==> flow/design.v <==
module clk_divider(
    input clk,
    input reset,
    output clk_d
);
    parameter 
		limit = 32'hbaa;  
	 reg [31:0] counter;
	 reg clk_buf;
	 assign clk_d = clk_buf;
    always @ (posedge clk) begin
      if (reset) begin
        counter = 32'h0;
        clk_buf <= 1'b0;
      end
      else begin
        counter = counter + 1;
        if(counter == (limit / 2) ) begin
            clk_buf <= !clk_buf;
            counter = 32'h0;
        end
      end
    end
endmodule
module sinewave_rom_do (
    input [4:0] address,
    output reg [3:0] data
);
    always @ (address) begin
        case (address)
            5'h0: data = 4'h8;
            5'h1: data = 4'h9;
            5'h2: data = 4'hA;
            5'h3: data = 4'hC;
            5'h4: data = 4'hD;
            5'h5: data = 4'hE;
            5'h6: data = 4'hE;
            5'h7: data = 4'hF;
            5'h8: data = 4'hF;
            5'h9: data = 4'hF;
            5'ha: data = 4'hE;
            5'hb: data = 4'hE;
            5'hc: data = 4'hD;
            5'hd: data = 4'hC;
            5'he: data = 4'hA;
            5'hf: data = 4'h9;
            5'h10: data = 4'h7;
            5'h11: data = 4'h6;
            5'h12: data = 4'h5;
            5'h13: data = 4'h3;
            5'h14: data = 4'h2;
            5'h15: data = 4'h1;
            5'h16: data = 4'h1;
            5'h17: data = 4'h0;
            5'h18: data = 4'h0;
            5'h19: data = 4'h0;
            5'h1a: data = 4'h1;
            5'h1b: data = 4'h1;
            5'h1c: data = 4'h2;
            5'h1d: data = 4'h3;
            5'h1e: data = 4'h5;
            5'h1f: data = 4'h6;
            default: data = 4'hX;
        endcase
    end
endmodule
`timescale 1ns / 1ps
module Paddle(
    input btn_left,
    input btn_right,
    input reset,
    input clk,
    input tick,
    output [9:0] pos
    );
	reg [9:0] position;
	assign pos = position;
	always @ (posedge clk) begin
		if(reset)begin
			position <= 10'd270;  
		end
		else if(tick) begin
		if(btn_left && position > 10)begin
			position <= position - 10;
		end
		else if (btn_right && position < 640 - 100 - 10)begin
			position <= position + 10;
		end
		end
	end
endmodule
`timescale 1ns / 1ps
module ball(
	input [9:0] paddle_x,
   	input reset,
   	input start,
   	input clk,
	input tick,
  	output [9:0] x_out,
   	output [9:0] y_out,
	output erase_enable,
	output [5:0] e_pos,
	output reg [2:0] play_sound1,
	output reg [1:0] active_data
   	);
	parameter
		SCREEN_W = 640,
		SCREEN_H = 480,
		BALL_SIZE = 7,
		BLOCK_SPACING_X = 10'd40,
		BLOCK_SPACING_Y = 10'd20,
		FIRST_ROW_Y = 10'd40,
		SECOND_ROW_Y = 10'd90,		
		THIRD_ROW_Y = 10'd140,
		FOURTH_ROW_Y = 10'd190,
		FIFTH_ROW_Y = 10'd240,
		BLOCK_WIDTH = 10'd80,
		BLOCK_HEIGHT = 10'd30;
	reg [9:0] ball_x;	
	reg [9:0] ball_y;
	reg signed [9:0] ball_dx;
	reg signed [9:0] ball_dy;
	reg [9:0] ball_x_q;
	reg [9:0] ball_y_q;
	reg erase_e_q;
	reg [5:0] erase_pos_q;
	reg [2:0] snd;
	reg [1:0] adata;
	assign x_out = ball_x_q;
	assign y_out = ball_y_q;
	reg erase_e;
	reg [5:0] erase_pos;
	reg [5:0] address;
	reg win;
	reg [1:0] active [24:0];
	reg [9:0] temp1;
	reg [9:0] temp2;
	reg [5:0] i;
	reg start_movement;
	assign e_pos = erase_pos_q;
	assign erase_enable = erase_e_q;
	always @ (posedge clk) begin
		ball_x = ball_x_q;
		ball_y = ball_y_q;
		erase_e = erase_e_q;
		erase_pos = erase_pos_q;
		snd = play_sound1;
		adata = active_data;
		if(reset)begin
			ball_x = 10'd270;
			ball_y = 10'd440 - BALL_SIZE;
			ball_dx = -10'd1;
			ball_dy = -10'd1;
			start_movement = 0;
			erase_e = 0;
			address = 6'd0;
			snd = 3'b000;
			for (i = 0; i < 20; i = i + 1) begin
				active[i] = 0;			
			end
		end
		else if(tick) begin
		erase_e = 0;
		if(start)
			start_movement = 1;
		if(!start_movement)begin
			ball_x = paddle_x + BALL_SIZE + 10'd40;
		end
		if(start_movement)begin
			if((ball_x) <= 0 || ball_x >= SCREEN_W - BALL_SIZE)  
			begin
				ball_dx = ball_dx * -1;
			end
			if(ball_y <= 1)  
			begin
				snd = 3'b001;
				ball_dy = ball_dy * -1;
			end
			if(ball_y > SCREEN_H - BALL_SIZE)  
			begin
				snd = 3'b100;
				ball_dy = 0;
			end	
			address = address + 10'd1;
			if(address >= 10'd10)
				address = 10'd0;
				if (address<5) begin
					temp1 = FIRST_ROW_Y;	
					temp2 = BLOCK_SPACING_X + (BLOCK_WIDTH + BLOCK_SPACING_X) *address;			
				end
				else if (address < 10) begin
					temp1 = SECOND_ROW_Y;
					temp2 = BLOCK_SPACING_X + (BLOCK_WIDTH + BLOCK_SPACING_X) *(address-5);
				end
				if(active[address] < 3) begin
					if(
						(ball_y >= temp1  && ball_y <= (temp1 + BLOCK_HEIGHT) )  && 
						(( (ball_x + BALL_SIZE) >= (temp2) && (ball_x - BALL_SIZE) <= temp2 ) 
							||	
							( (ball_x + BALL_SIZE) >= (temp2 + BLOCK_WIDTH) && (ball_x - BALL_SIZE) <= (temp2 + BLOCK_WIDTH) )
							)
					) begin
						erase_e = 1;
						erase_pos = address;
						ball_dx = ball_dx * -1;
						active[address] = active[address] + 1;
						snd = active[address];
						adata = active[address];
					end
					else if ( (ball_x >= temp2 && ball_x <= (temp2 + BLOCK_WIDTH)) && 
					(( (ball_y + BALL_SIZE) >= (temp1) && (ball_y - BALL_SIZE) <= temp1 ) || 
						( (ball_y + BALL_SIZE) >= (temp1 + BLOCK_HEIGHT) && (ball_y - BALL_SIZE) <= (temp1 + BLOCK_HEIGHT) )
					))
					begin
						erase_e = 1;
						erase_pos = address;
						ball_dy = ball_dy * -1;
						active[address] = active[address] + 1;
						snd = active[address];
						adata = active[address];
					end
				end
				if (address<5) begin
					temp1 = THIRD_ROW_Y;	
					temp2 = BLOCK_SPACING_X + (BLOCK_WIDTH + BLOCK_SPACING_X) *(address);			
				end
				else if (address < 10) begin
					temp1 = FOURTH_ROW_Y;
					temp2 = BLOCK_SPACING_X + (BLOCK_WIDTH + BLOCK_SPACING_X) *(address-5);
				end
				if(active[address + 10'd10] < 3) begin
					if(
						(ball_y >= temp1  && ball_y <= (temp1 + BLOCK_HEIGHT) )  && 
						(( (ball_x + BALL_SIZE) >= (temp2) && (ball_x - BALL_SIZE) <= temp2 ) 
							||	
							( (ball_x + BALL_SIZE) >= (temp2 + BLOCK_WIDTH) && (ball_x - BALL_SIZE) <= (temp2 + BLOCK_WIDTH) )
							)
					) begin
						erase_e = 1;
						erase_pos = address + 10'd10;
						ball_dx = ball_dx * -1;
						active[address + 10'd10] = active[address + 10'd10] + 1;
						snd = active[address + 10'd10];
						adata = active[address + 10'd10];
					end
					else if ( (ball_x >= temp2 && ball_x <= (temp2 + BLOCK_WIDTH)) && 
					(( (ball_y + BALL_SIZE) >= (temp1) && (ball_y - BALL_SIZE) <= temp1 ) || 
						( (ball_y + BALL_SIZE) >= (temp1 + BLOCK_HEIGHT) && (ball_y - BALL_SIZE) <= (temp1 + BLOCK_HEIGHT) )
					))
					begin
						erase_e = 1;
						erase_pos = address + 10'd10;
						ball_dy = ball_dy * -1;
						active[address + 10'd10] = active[address + 10'd10] + 1;
						snd = active[address + 10'd10];
						adata = active[address + 10'd10];
					end
				end
			win = 1;
			for (i = 0; i < 20; i = i + 1) begin
					if (active[i] < 3)
						win = 0;
			end
			if( ball_dy > 0 && (ball_x > paddle_x && ball_x < (paddle_x + 100)) && ( ( (ball_y + BALL_SIZE) >= 10'd439 && (ball_y - BALL_SIZE) < 10'd440) ) )  
			begin
				ball_dy = ball_dy * -1;
				snd = 3'b100;
				if ((ball_x < paddle_x + 25 || ball_x > paddle_x + 75) && (ball_dx == 1 || ball_dx == -1)) begin
					ball_dx = ball_dx * 2;
				end
				else if (ball_dx == 2) begin
					ball_dx = 1;
				end
				else if (ball_dx == -2) begin
					ball_dx = -1;
				end
			end
			if (win) begin
				ball_dx = 10'd0;
				ball_dy = 10'd0;
			end
			ball_x = ball_x + ball_dx;
			ball_y = ball_y + ball_dy;
		end
		end
		ball_x_q <= ball_x;
		ball_y_q <= ball_y;
		erase_e_q <= erase_e;
		erase_pos_q <= erase_pos;
		play_sound1 <= snd;
		active_data <= adata;
	end
endmodule
`timescale 1ns / 1ps
module VGA(
   input clk,
   output reg [5:0] RGB,
   output reg hsync,
   output reg vsync,
	output [9:0] hor_count,
	output [9:0] ver_count,
	input [2:0] rgb_in,
	input [9:0] paddle_pos,
	input [9:0] ball_x,
	input [9:0] ball_y,
	input reset,
	input active_write_enable,
	input [5:0] active_position,
	input [1:0] active_data
);
	parameter
		BALL_SIZE = 7,
		BLOCK_SPACING_X = 10'd40,
		BLOCK_WIDTH = 10'd80,
		BLOCK_HEIGHT = 10'd30,
		FIRST_ROW_Y = 10'd40,
		SECOND_ROW_Y = 10'd90,		
		THIRD_ROW_Y = 10'd140,
		FOURTH_ROW_Y = 10'd190,
		FIFTH_ROW_Y = 10'd240;
	reg [9:0] hcount;
	reg [9:0] vcount;
	assign hor_count = hcount;
	assign ver_count = vcount;
	reg [9:0] data_x [19:0];
	reg [9:0] data_y [19:0];
	reg [2:0] active [19:0];
	reg [4:0] i;
	reg [4:0] j;
	reg [5:0] block_colors [24:0];
	always @ (posedge clk) begin
		if(active_write_enable)
			active[active_position] <= active_data;
		if (reset) begin
			for (i = 0; i < 20; i = i + 1) begin
				if(i < 5) begin
					data_x[i] <= BLOCK_SPACING_X + (BLOCK_SPACING_X + BLOCK_WIDTH) * i;
					data_y[i] <= FIRST_ROW_Y;
					block_colors[i] <= 6'b001001;
					active[i] <= 0;
				end
				else if (i < 10) begin
					data_x[i] <= BLOCK_SPACING_X + ((BLOCK_SPACING_X + BLOCK_WIDTH) * (i-5));
					data_y[i] <= SECOND_ROW_Y;					
					block_colors[i] <= 6'b110101;
					active[i] <= 0;
				end
				else if (i < 15) begin
					data_x[i] <= BLOCK_SPACING_X + ((BLOCK_SPACING_X + BLOCK_WIDTH) * (i-10));
					data_y[i] <= THIRD_ROW_Y;					
					block_colors[i] <= 6'b011111;
					active[i] <= 0;
				end
				else if (i < 20) begin
					data_x[i] <= BLOCK_SPACING_X + ((BLOCK_SPACING_X + BLOCK_WIDTH) * (i-15));
					data_y[i] <= FOURTH_ROW_Y;					
					block_colors[i] <= 6'b100101;
					active[i] <= 0;
				end
				else if (i < 25) begin
					data_x[i] <= BLOCK_SPACING_X + ((BLOCK_SPACING_X + BLOCK_WIDTH) * (i-20));
					data_y[i] <= FIFTH_ROW_Y;					
					block_colors[i] <= 6'b000010;
					active[i] <= 0;
				end
			end
		end
	end
    always @ ( posedge clk)
    begin 
      if (reset) begin
        hcount = 0;
        vcount = 0;
        hsync = 1;
        vsync = 1;
        RGB = 6'b000;
      end
      else begin
      if (hcount == 799) begin
            hcount = 0;
            if (vcount == 524) begin
                vcount = 0;
				end
            else begin
                vcount = vcount + 1;
            end
			end
        else begin
            hcount = hcount + 1;
        end
        if (vcount >= 490 && vcount < 492) begin
            vsync = 0;
        end
        else begin
            vsync = 1;
        end
        if (hcount >= 656 && hcount < 752) begin
            hsync = 0;
        end
        else begin
            hsync = 1;
        end
        if (hcount < 640 && vcount < 480) begin
            RGB = 6'b000; 
        		if(vcount >= ball_y && vcount <= (ball_y + BALL_SIZE) 
        			&& hcount >= ball_x && hcount <= (ball_x + BALL_SIZE) )
        			RGB = 6'b111000; 
				if(vcount > 440 && vcount < 450 && 
					hcount > paddle_pos && hcount < paddle_pos + 100)begin 
					RGB = 6'b100001; 
				end
				else begin
				for (j = 0; j < 20; j = j + 1) begin
						if(active[j] != 2'b11 && (vcount >= data_y[j] && vcount <= (data_y[j] + BLOCK_HEIGHT)) 
							&& hcount >= data_x[j] && hcount <= (data_x[j] + BLOCK_WIDTH))
						begin
							RGB = block_colors[j] + active[j] + 6'b000001;
						end
				end
				end
        end
        else begin
            RGB = 6'b000;
        end
      end
    end
endmodule
`timescale 1ns / 1ps
module breakout(
		input clk,
		input reset_button,
		input start_button,
		input left_button,
		input right_button,
		input ball_tick,
		input paddle_tick,
		output [5:0] RGB,
		output hsync,
		output vsync,
		output [3:0] tono
    );
	wire [5:0] rgb;
	wire hs;
	wire vs;
	wire [9:0] hcount; 
	wire [9:0] vcount;
	wire [9:0] paddle_pos;
	wire [9:0] ball_x;
	wire [9:0] ball_y;
	wire erase_enable;
	wire [5:0] erase_pos;	
	Paddle pd(left_button, right_button, reset_button, clk, paddle_tick, paddle_pos);
	wire [2:0] data;
	wire [2:0] play_sound1;
	wire [1:0] active_data;
	ball bola(paddle_pos, reset_button, start_button, clk, ball_tick, ball_x, ball_y, erase_enable, erase_pos, play_sound1, active_data);
	assign data = 3'b000;
	VGA vga(clk, rgb, hs, vs, hcount, vcount, data, paddle_pos, ball_x, ball_y, reset_button, erase_enable, erase_pos, active_data);
	assign RGB = rgb;
	assign hsync = hs;
	assign vsync = vs;
	wire clk_out_do;
	wire clk_out_re;
	wire clk_out_mi;
	wire clk_out_sol;
	clk_divider #(.limit(32'hBAA)) clk_do (
			.clk(clk),
			.reset(reset_button),
			.clk_d(clk_out_do)
	);
	clk_divider #(.limit(32'hA64)) clk_re (
			.clk(clk),
			.reset(reset_button),
			.clk_d(clk_out_re)
	);
	clk_divider #(.limit(32'h941)) clk_mi (
			.clk(clk),
			.reset(reset_button),
			.clk_d(clk_out_mi)
	);
	clk_divider #(.limit(32'h7C9)) clk_sol ( 
			.clk(clk),
			.reset(reset_button),
			.clk_d(clk_out_sol)
	);
	reg [4:0] address_audio;
	reg temp;
	reg temp_prev;
	sinewave_rom_do rom_tono(address_audio, tono);
	always @(posedge clk) 
	begin
		if (reset_button)
			address_audio <= 5'd0;
		else if (temp && !temp_prev)
			address_audio <= address_audio + 1;
	end	
	always @ (posedge clk) begin
		if (reset_button) begin
			temp <= 0;
			temp_prev <= 0;
		end
		else begin
			temp_prev <= temp;
			case(play_sound1)
				3'b001: temp <= clk_out_do;
				3'b010: temp <= clk_out_re;
				3'b011: temp <= clk_out_mi;
				3'b100: temp <= clk_out_sol;
				default: temp <= 0;
			endcase
		end
	end
endmodule
# ---- From RTL to reports: breakout
# Tool output for the design above, in the order of the flow.
# Lines are those of the file above, counted from 1.
# Library cell names are shortened.
# The mark - stands for no value.
dict set report setup {
  design {breakout}
  clk_port {clk}
  cell_library {sky130hd}
  lib_corner {tt_025C_1v80}
}

# ---- Word-level counts
# Source: Yosys, flattened and elaborated. Widths are those after wreduce. Print and check cells do not count.
# Yosys's memory passes give these memory sizes; they may raise the number of words (mostly to a power of two), join words into wider ones and drop unused or constant bits.
dict set report classes {
  n_mul 2
  n_eq 82
  n_logic 2
  n_reduce_logical 121
  n_cmp 94
  addsub 85
  n_mux 511
}
# op count
set ops {}
lappend ops {{10-bit two-way mux} 75}
lappend ops {{2-bit two-way mux} 344}
lappend ops {{2-bit case mux with 25-bit select} 6}
lappend ops {{6-bit two-way mux} 35}
lappend ops {{32-bit by 1-bit adder with 32-bit output (second input constant)} 4}
lappend ops {{32-bit by 10-bit >= comparator with 1-bit output} 4}
lappend ops {{32-bit by 10-bit <= comparator with 1-bit output} 4}
lappend ops {{32-bit >= comparator} 4}
lappend ops {{32-bit <= comparator} 4}
lappend ops {{4-bit by 32-bit multiplier with 7-bit output (first input constant)} 1}
lappend ops {{6-bit by 1-bit adder with 6-bit output (second input constant)} 21}
lappend ops {{1-bit logical AND} 97}
lappend ops {{10-bit by 32-bit < comparator with 1-bit output} 3}
lappend ops {{32-bit by 11-bit equality test with 1-bit output (second input constant)} 3}
lappend ops {{5-bit equality test (second input constant)} 18}
lappend ops {{5-bit by 4-bit equality test with 1-bit output (second input constant)} 16}
lappend ops {{10-bit negation} 7}
lappend ops {{10-bit by 32-bit <= comparator with 1-bit output} 2}
lappend ops {{10-bit >= comparator} 6}
lappend ops {{3-bit by 2-bit inequality test with 1-bit output (second input constant)} 20}
lappend ops {{6-bit by 3-bit adder with 6-bit output (first input constant)} 10}
lappend ops {{10-bit by 7-bit adder with 11-bit output (second input constant)} 4}
lappend ops {{2-bit < comparator (second input constant)} 22}
lappend ops {{10-bit <= comparator} 4}
lappend ops {{5-bit by 3-bit equality test with 1-bit output (second input constant)} 8}
lappend ops {{1-bit two-way mux} 37}
lappend ops {{10-bit by 3-bit adder with 11-bit output (second input constant)} 3}
lappend ops {{10-bit by 5-bit adder with 11-bit output (second input constant)} 3}
# Not listed: further kinds 61, cells in them 132.
dict set report word_totals {
  out_inout_bits 12
  ram_bits 96
  in_bits 7
  romBits 128
  reg_bits 306
  n_memories 2
}
# memory size word_bits line
set memory_table {}
lappend memory_table {{(name not given)} 32 4 30} ;# case (address)
lappend memory_table {vga.active 32 3 327} ;# reg [2:0] active [19:0];

# ---- Longest topological paths
# Longest topological path by Yosys (ltp), each cell counted once; first at word level (registers and memories cut), then after technology mapping (sequential cells cut; the memories' decode and read muxes count).
dict set report logic_depth {
  ltp_word 76
  abc_area 0
  depth_mapped 74
  depth_no_buf 68
}

# ---- Netlist
# Yosys stat after the flow's synthesis: flattened, memories mapped to cells. It holds for the ABC_AREA given above (unset counts as 0); a run with the other value may have another netlist.
# Totals and module areas in this step are rounded.
# cell count
set by_type {}
lappend by_type {dfxtp_1 319}
lappend by_type {ha_1 387}
lappend by_type {nor2_1 512}
lappend by_type {xnor2_1 190}
lappend by_type {nand2_1 421}
lappend by_type {a21oi_1 308}
lappend by_type {xor2_1 125}
lappend by_type {nand3_1 188}
lappend by_type {o21ai_0 187}
lappend by_type {edfxtp_1 27}
lappend by_type {inv_1 167}
lappend by_type {nor3_1 125}
lappend by_type {clkbuf_1 148}
lappend by_type {o21a_1 59}
lappend by_type {nand4_1 68}
lappend by_type {a211oi_1 54}
lappend by_type {o211ai_1 54}
lappend by_type {a31oi_1 64}
# Not listed: further types 99, cells in them 887.
dict set report synth_totals {
  sequential_area_um2 7200
  mapped_cells 4290
  ff_cells 346
  area_um2 32800
}
# By module: a second synthesis without flattening, with its own total; a netlist apart from the flattened one above.
dict set report hier_totals {
  hier_cells 4635
  hier_area_um2 35600
}
# Rows give one instance, submodules left out.
# mod instances n_cells mod_seq_area_um2 area_um2
set by_module {}
lappend by_module {ball 1 2653 2820 19800}
lappend by_module {VGA 1 855 1360 6390}
lappend by_module {{clk_divider (limit=1993)} 1 241 661 2140}
lappend by_module {{clk_divider (limit=2660)} 1 262 661 2140}
lappend by_module {{clk_divider (limit=2986)} 1 245 661 1990}
lappend by_module {{clk_divider (limit=2369)} 1 238 661 1910}
lappend by_module {Paddle 1 85 180 744}
lappend by_module {breakout 1 34 140 329}
lappend by_module {sinewave_rom_do 1 22 0.0 186}

# ---- Timing after synthesis
# Path of least setup slack by OpenSTA after synthesis, without wires, with an ideal clock, recovery checks aside; 20% of the period is set as input and as output delay. Where synthesis merged equal registers, the netlist keeps one of their names.
dict set report synth_timing {
  kind {input to register}
  startpoint {input port start_button}
  endpoint {register bola.ball_x_q[9]}
  path_delay_ns 10.249
  path_stages 55
  setup_time_ns 0.078
  slack_ns 21.752
  t_arrival_ns 18.171
  path_buffers 7
  clock_period_ns 40.0
  in_delay_ns 8.000
  required_ns 39.922
  launch_ns 8.000
  synth_period_reached_ns 18.248
}
# "path_delay_ns" is the arrival time less input delay plus setup time.
# "path_stages": output pins that drive a net of the path, with the launching flip-flop's if there is one; two outputs of one cell count as two.
# "synth_period_reached_ns" = period - worst setup slack (recovery checks aside). The figure is calculated, with input and output delays left at 20% of the set period.
# Between the ends stands the longest chain of elaborated cells between them, by number of cells; it is not shown to be the way that was timed. Of several equally long chains one is given.
# Each line given opens the expression or statement behind the cell; cells for indexed reads and writes are added by Yosys, which also makes memories of some case tables.
dict set report synth_via {
  path_cell_list {or2_2 -> clkbuf_1 -> clkbuf_1 -> a21oi_1 -> inv_1 -> ha_1 -> inv_1 -> o21ai_0 -> a21oi_1 -> xor2_1 -> ha_1 -> a211oi_1 -> a21oi_1 -> o21a_1 -> nor3_1 -> a31oi_1 -> nor3_1 -> nor2_1 -> [19 not listed] -> nand4_1 -> or4b_4 -> a211oi_4 -> nor2_1 -> nor2_1 -> ha_1 -> a21o_1 -> a21o_1 -> a21o_1 -> a21oi_1 -> nor2b_1 -> o21a_1 -> o21ai_0 -> nand2b_1 -> a21oi_1 -> nor3_1 -> mux2_2 -> nor3_1}
  elab_chain_cells 76
  cone_cells 566
  classes_between {23 x add/sub; 2 x mul; 55 x compare; 52 x eq/ne; 405 x mux; 29 x reduce/logical}
}
# item line
set synth_lines {}
lappend synth_lines {{start, declared} 432} ;# input start_button,
lappend synth_lines {{1-bit two-way mux} 164} ;# if(start)
lappend synth_lines {{1-bit two-way mux} 162} ;# else if(tick) begin
lappend synth_lines {{1-bit two-way mux} 149} ;# if(reset)begin
lappend synth_lines {{6-bit two-way mux} 169} ;# if(start_movement)begin
lappend synth_lines {{6-bit two-way mux} 162}
lappend synth_lines {{6-bit two-way mux} 149}
lappend synth_lines {{6-bit by 3-bit subtractor with 7-bit output} 193} ;# temp2 = BLOCK_SPACING_X + (BLOCK_WIDTH + BLOCK_SPACING_X) *(address-5);
lappend synth_lines {{[62 not listed]} -}
lappend synth_lines {{1-bit two-way mux} 149}
lappend synth_lines {{10-bit two-way mux} 278} ;# if (win) begin
lappend synth_lines {{10-bit two-way mux} 169}
lappend synth_lines {{10-bit two-way mux} 162}
lappend synth_lines {{10-bit two-way mux} 149}
lappend synth_lines {{10-bit adder} 282} ;# ball_x = ball_x + ball_dx;
lappend synth_lines {{10-bit two-way mux} 169}
lappend synth_lines {{end, assigned} 286} ;# ball_x_q <= ball_x;
lappend synth_lines {{end, declared} 123} ;# reg [9:0] ball_x_q;

# ---- Timing after layout
# From the final timing report of run A: the path of least setup slack in the routed layout; clock arrival at registers is part of the times.
dict set report layout_timing {
  kind {register to register}
  startpoint {register bola.address[0]}
  endpoint {register bola.ball_x_q[9]}
  path_stages 68
  launch_ns 0.61
  t_arrival_ns 19.34
  required_ns 22.49
  setup_time_ns 0.08
  path_buffers 2
  clock_period_ns 22.0
  slack_ns 3.15
}
# Between the ends stands the longest chain of elaborated cells between them, by number of cells; it is not shown to be the way that was timed. Of several equally long chains one is given.
# At most two assigning lines are given for a register; there are more.
dict set report layout_via {
  path_cell_list {dfxtp_1 -> ha_1 -> or3_1 -> a21oi_1 -> o21ai_0 -> clkinv_1 -> ha_1 -> nor4_1 -> mux2i_1 -> a2bb2oi_2 -> xor2_1 -> ha_1 -> inv_1 -> fa_1 -> inv_1 -> ha_1 -> nor2_1 -> a21oi_1 -> [32 not listed] -> a311oi_1 -> a41o_1 -> nor4_1 -> or2_2 -> nor2_1 -> ha_1 -> a21o_1 -> a21o_1 -> a21o_1 -> a21oi_1 -> nor2b_1 -> o21a_1 -> o21ai_0 -> nand2b_1 -> a21oi_1 -> nor3_1 -> mux2_2 -> nor3_1}
  elab_chain_cells 76
  cone_cells 543
  classes_between {20 x add/sub; 2 x mul; 50 x compare; 52 x eq/ne; 393 x mux; 26 x reduce/logical}
}
# item line
set layout_lines {}
lappend layout_lines {{start, declared} 133} ;# reg [5:0] address;
lappend layout_lines {{start, assigned} 156} ;# address = 6'd0;
lappend layout_lines {{start, assigned} 184} ;# address = address + 10'd1;
lappend layout_lines {{6-bit by 1-bit adder with 6-bit output} 184}
lappend layout_lines {{6-bit by 4-bit >= comparator with 1-bit output} 185} ;# if(address >= 10'd10)
lappend layout_lines {{6-bit two-way mux} 185}
lappend layout_lines {{6-bit two-way mux} 169} ;# if(start_movement)begin
lappend layout_lines {{6-bit two-way mux} 162} ;# else if(tick) begin
lappend layout_lines {{6-bit two-way mux} 149} ;# if(reset)begin
lappend layout_lines {{6-bit by 3-bit subtractor with 7-bit output} 193} ;# temp2 = BLOCK_SPACING_X + (BLOCK_WIDTH + BLOCK_SPACING_X) *(address-5);
lappend layout_lines {{[62 not listed]} -}
lappend layout_lines {{1-bit two-way mux} 149}
lappend layout_lines {{10-bit two-way mux} 278} ;# if (win) begin
lappend layout_lines {{10-bit two-way mux} 169}
lappend layout_lines {{10-bit two-way mux} 162}
lappend layout_lines {{10-bit two-way mux} 149}
lappend layout_lines {{10-bit adder} 282} ;# ball_x = ball_x + ball_dx;
lappend layout_lines {{10-bit two-way mux} 169}
lappend layout_lines {{end, assigned} 286} ;# ball_x_q <= ball_x;
lappend layout_lines {{end, declared} 123} ;# reg [9:0] ball_x_q;

# Settings and measured results of 3 stored flow runs for module breakout (sky130hd), not sorted in any way. The constraints put input and output delay at 20% of the set period each and load the outputs with 0.01 pF.
# "achieved_period_ns" = clock period - worst setup slack. The figure is calculated, with input and output delays left at 20% of the set period.
# "worst_path_ns" is the time allowed to the run's worst setup path (the clock period less input and output delay, where it has them) less its slack. Clock arrival times count: a late capture clock shortens it, a late launch clock lengthens it.
# Measured values are rounded.
run="run A" settings CORE_UTILIZATION=40 period_ns=22.0 CAP_MARGIN=20 CORE_MARGIN=2 SLEW_MARGIN=20
run="run A" results setup_worst_slack_ns=3.15 dieArea_um2=84200 ys_area_um2=32800 achieved_period_ns=18.848 timing.hold.ws_ns=0.450 final_stdcell_area_um2=35400 total_negative_slack_ns=0.000 worst_path_ns=18.85 critical_path_type="register to register"
run="run B" settings CELL_PAD_IN_SITES_DETAIL_PLACEMENT=0 CELL_PAD_IN_SITES_GLOBAL_PLACEMENT=0 CORE_ASPECT_RATIO=0.97 CORE_UTILIZATION=43 CTS_CLUSTER_DIAMETER=37 GPL_ROUTABILITY_DRIVEN=0 PLACE_DENSITY_LB_ADDON=0.25 period_ns=38.7 CAP_MARGIN=20 CORE_MARGIN=2 SLEW_MARGIN=20
run="run B" results setup_worst_slack_ns=17.7 dieArea_um2=78400 ys_area_um2=32800 achieved_period_ns=21.003 timing.hold.ws_ns=0.454 final_stdcell_area_um2=36700 total_negative_slack_ns=0.000 worst_path_ns=13.26 critical_path_type="input to register"
run="run C" settings CORE_UTILIZATION=40 SETUP_SLACK_MARGIN=5.0 period_ns=22.0 CAP_MARGIN=20 CORE_MARGIN=2 SLEW_MARGIN=20
run="run C" results setup_worst_slack_ns=5.75 dieArea_um2=84200 ys_area_um2=32800 achieved_period_ns=16.255 timing.hold.ws_ns=0.448 final_stdcell_area_um2=35600 total_negative_slack_ns=0.000 worst_path_ns=11.85 critical_path_type="input to register"
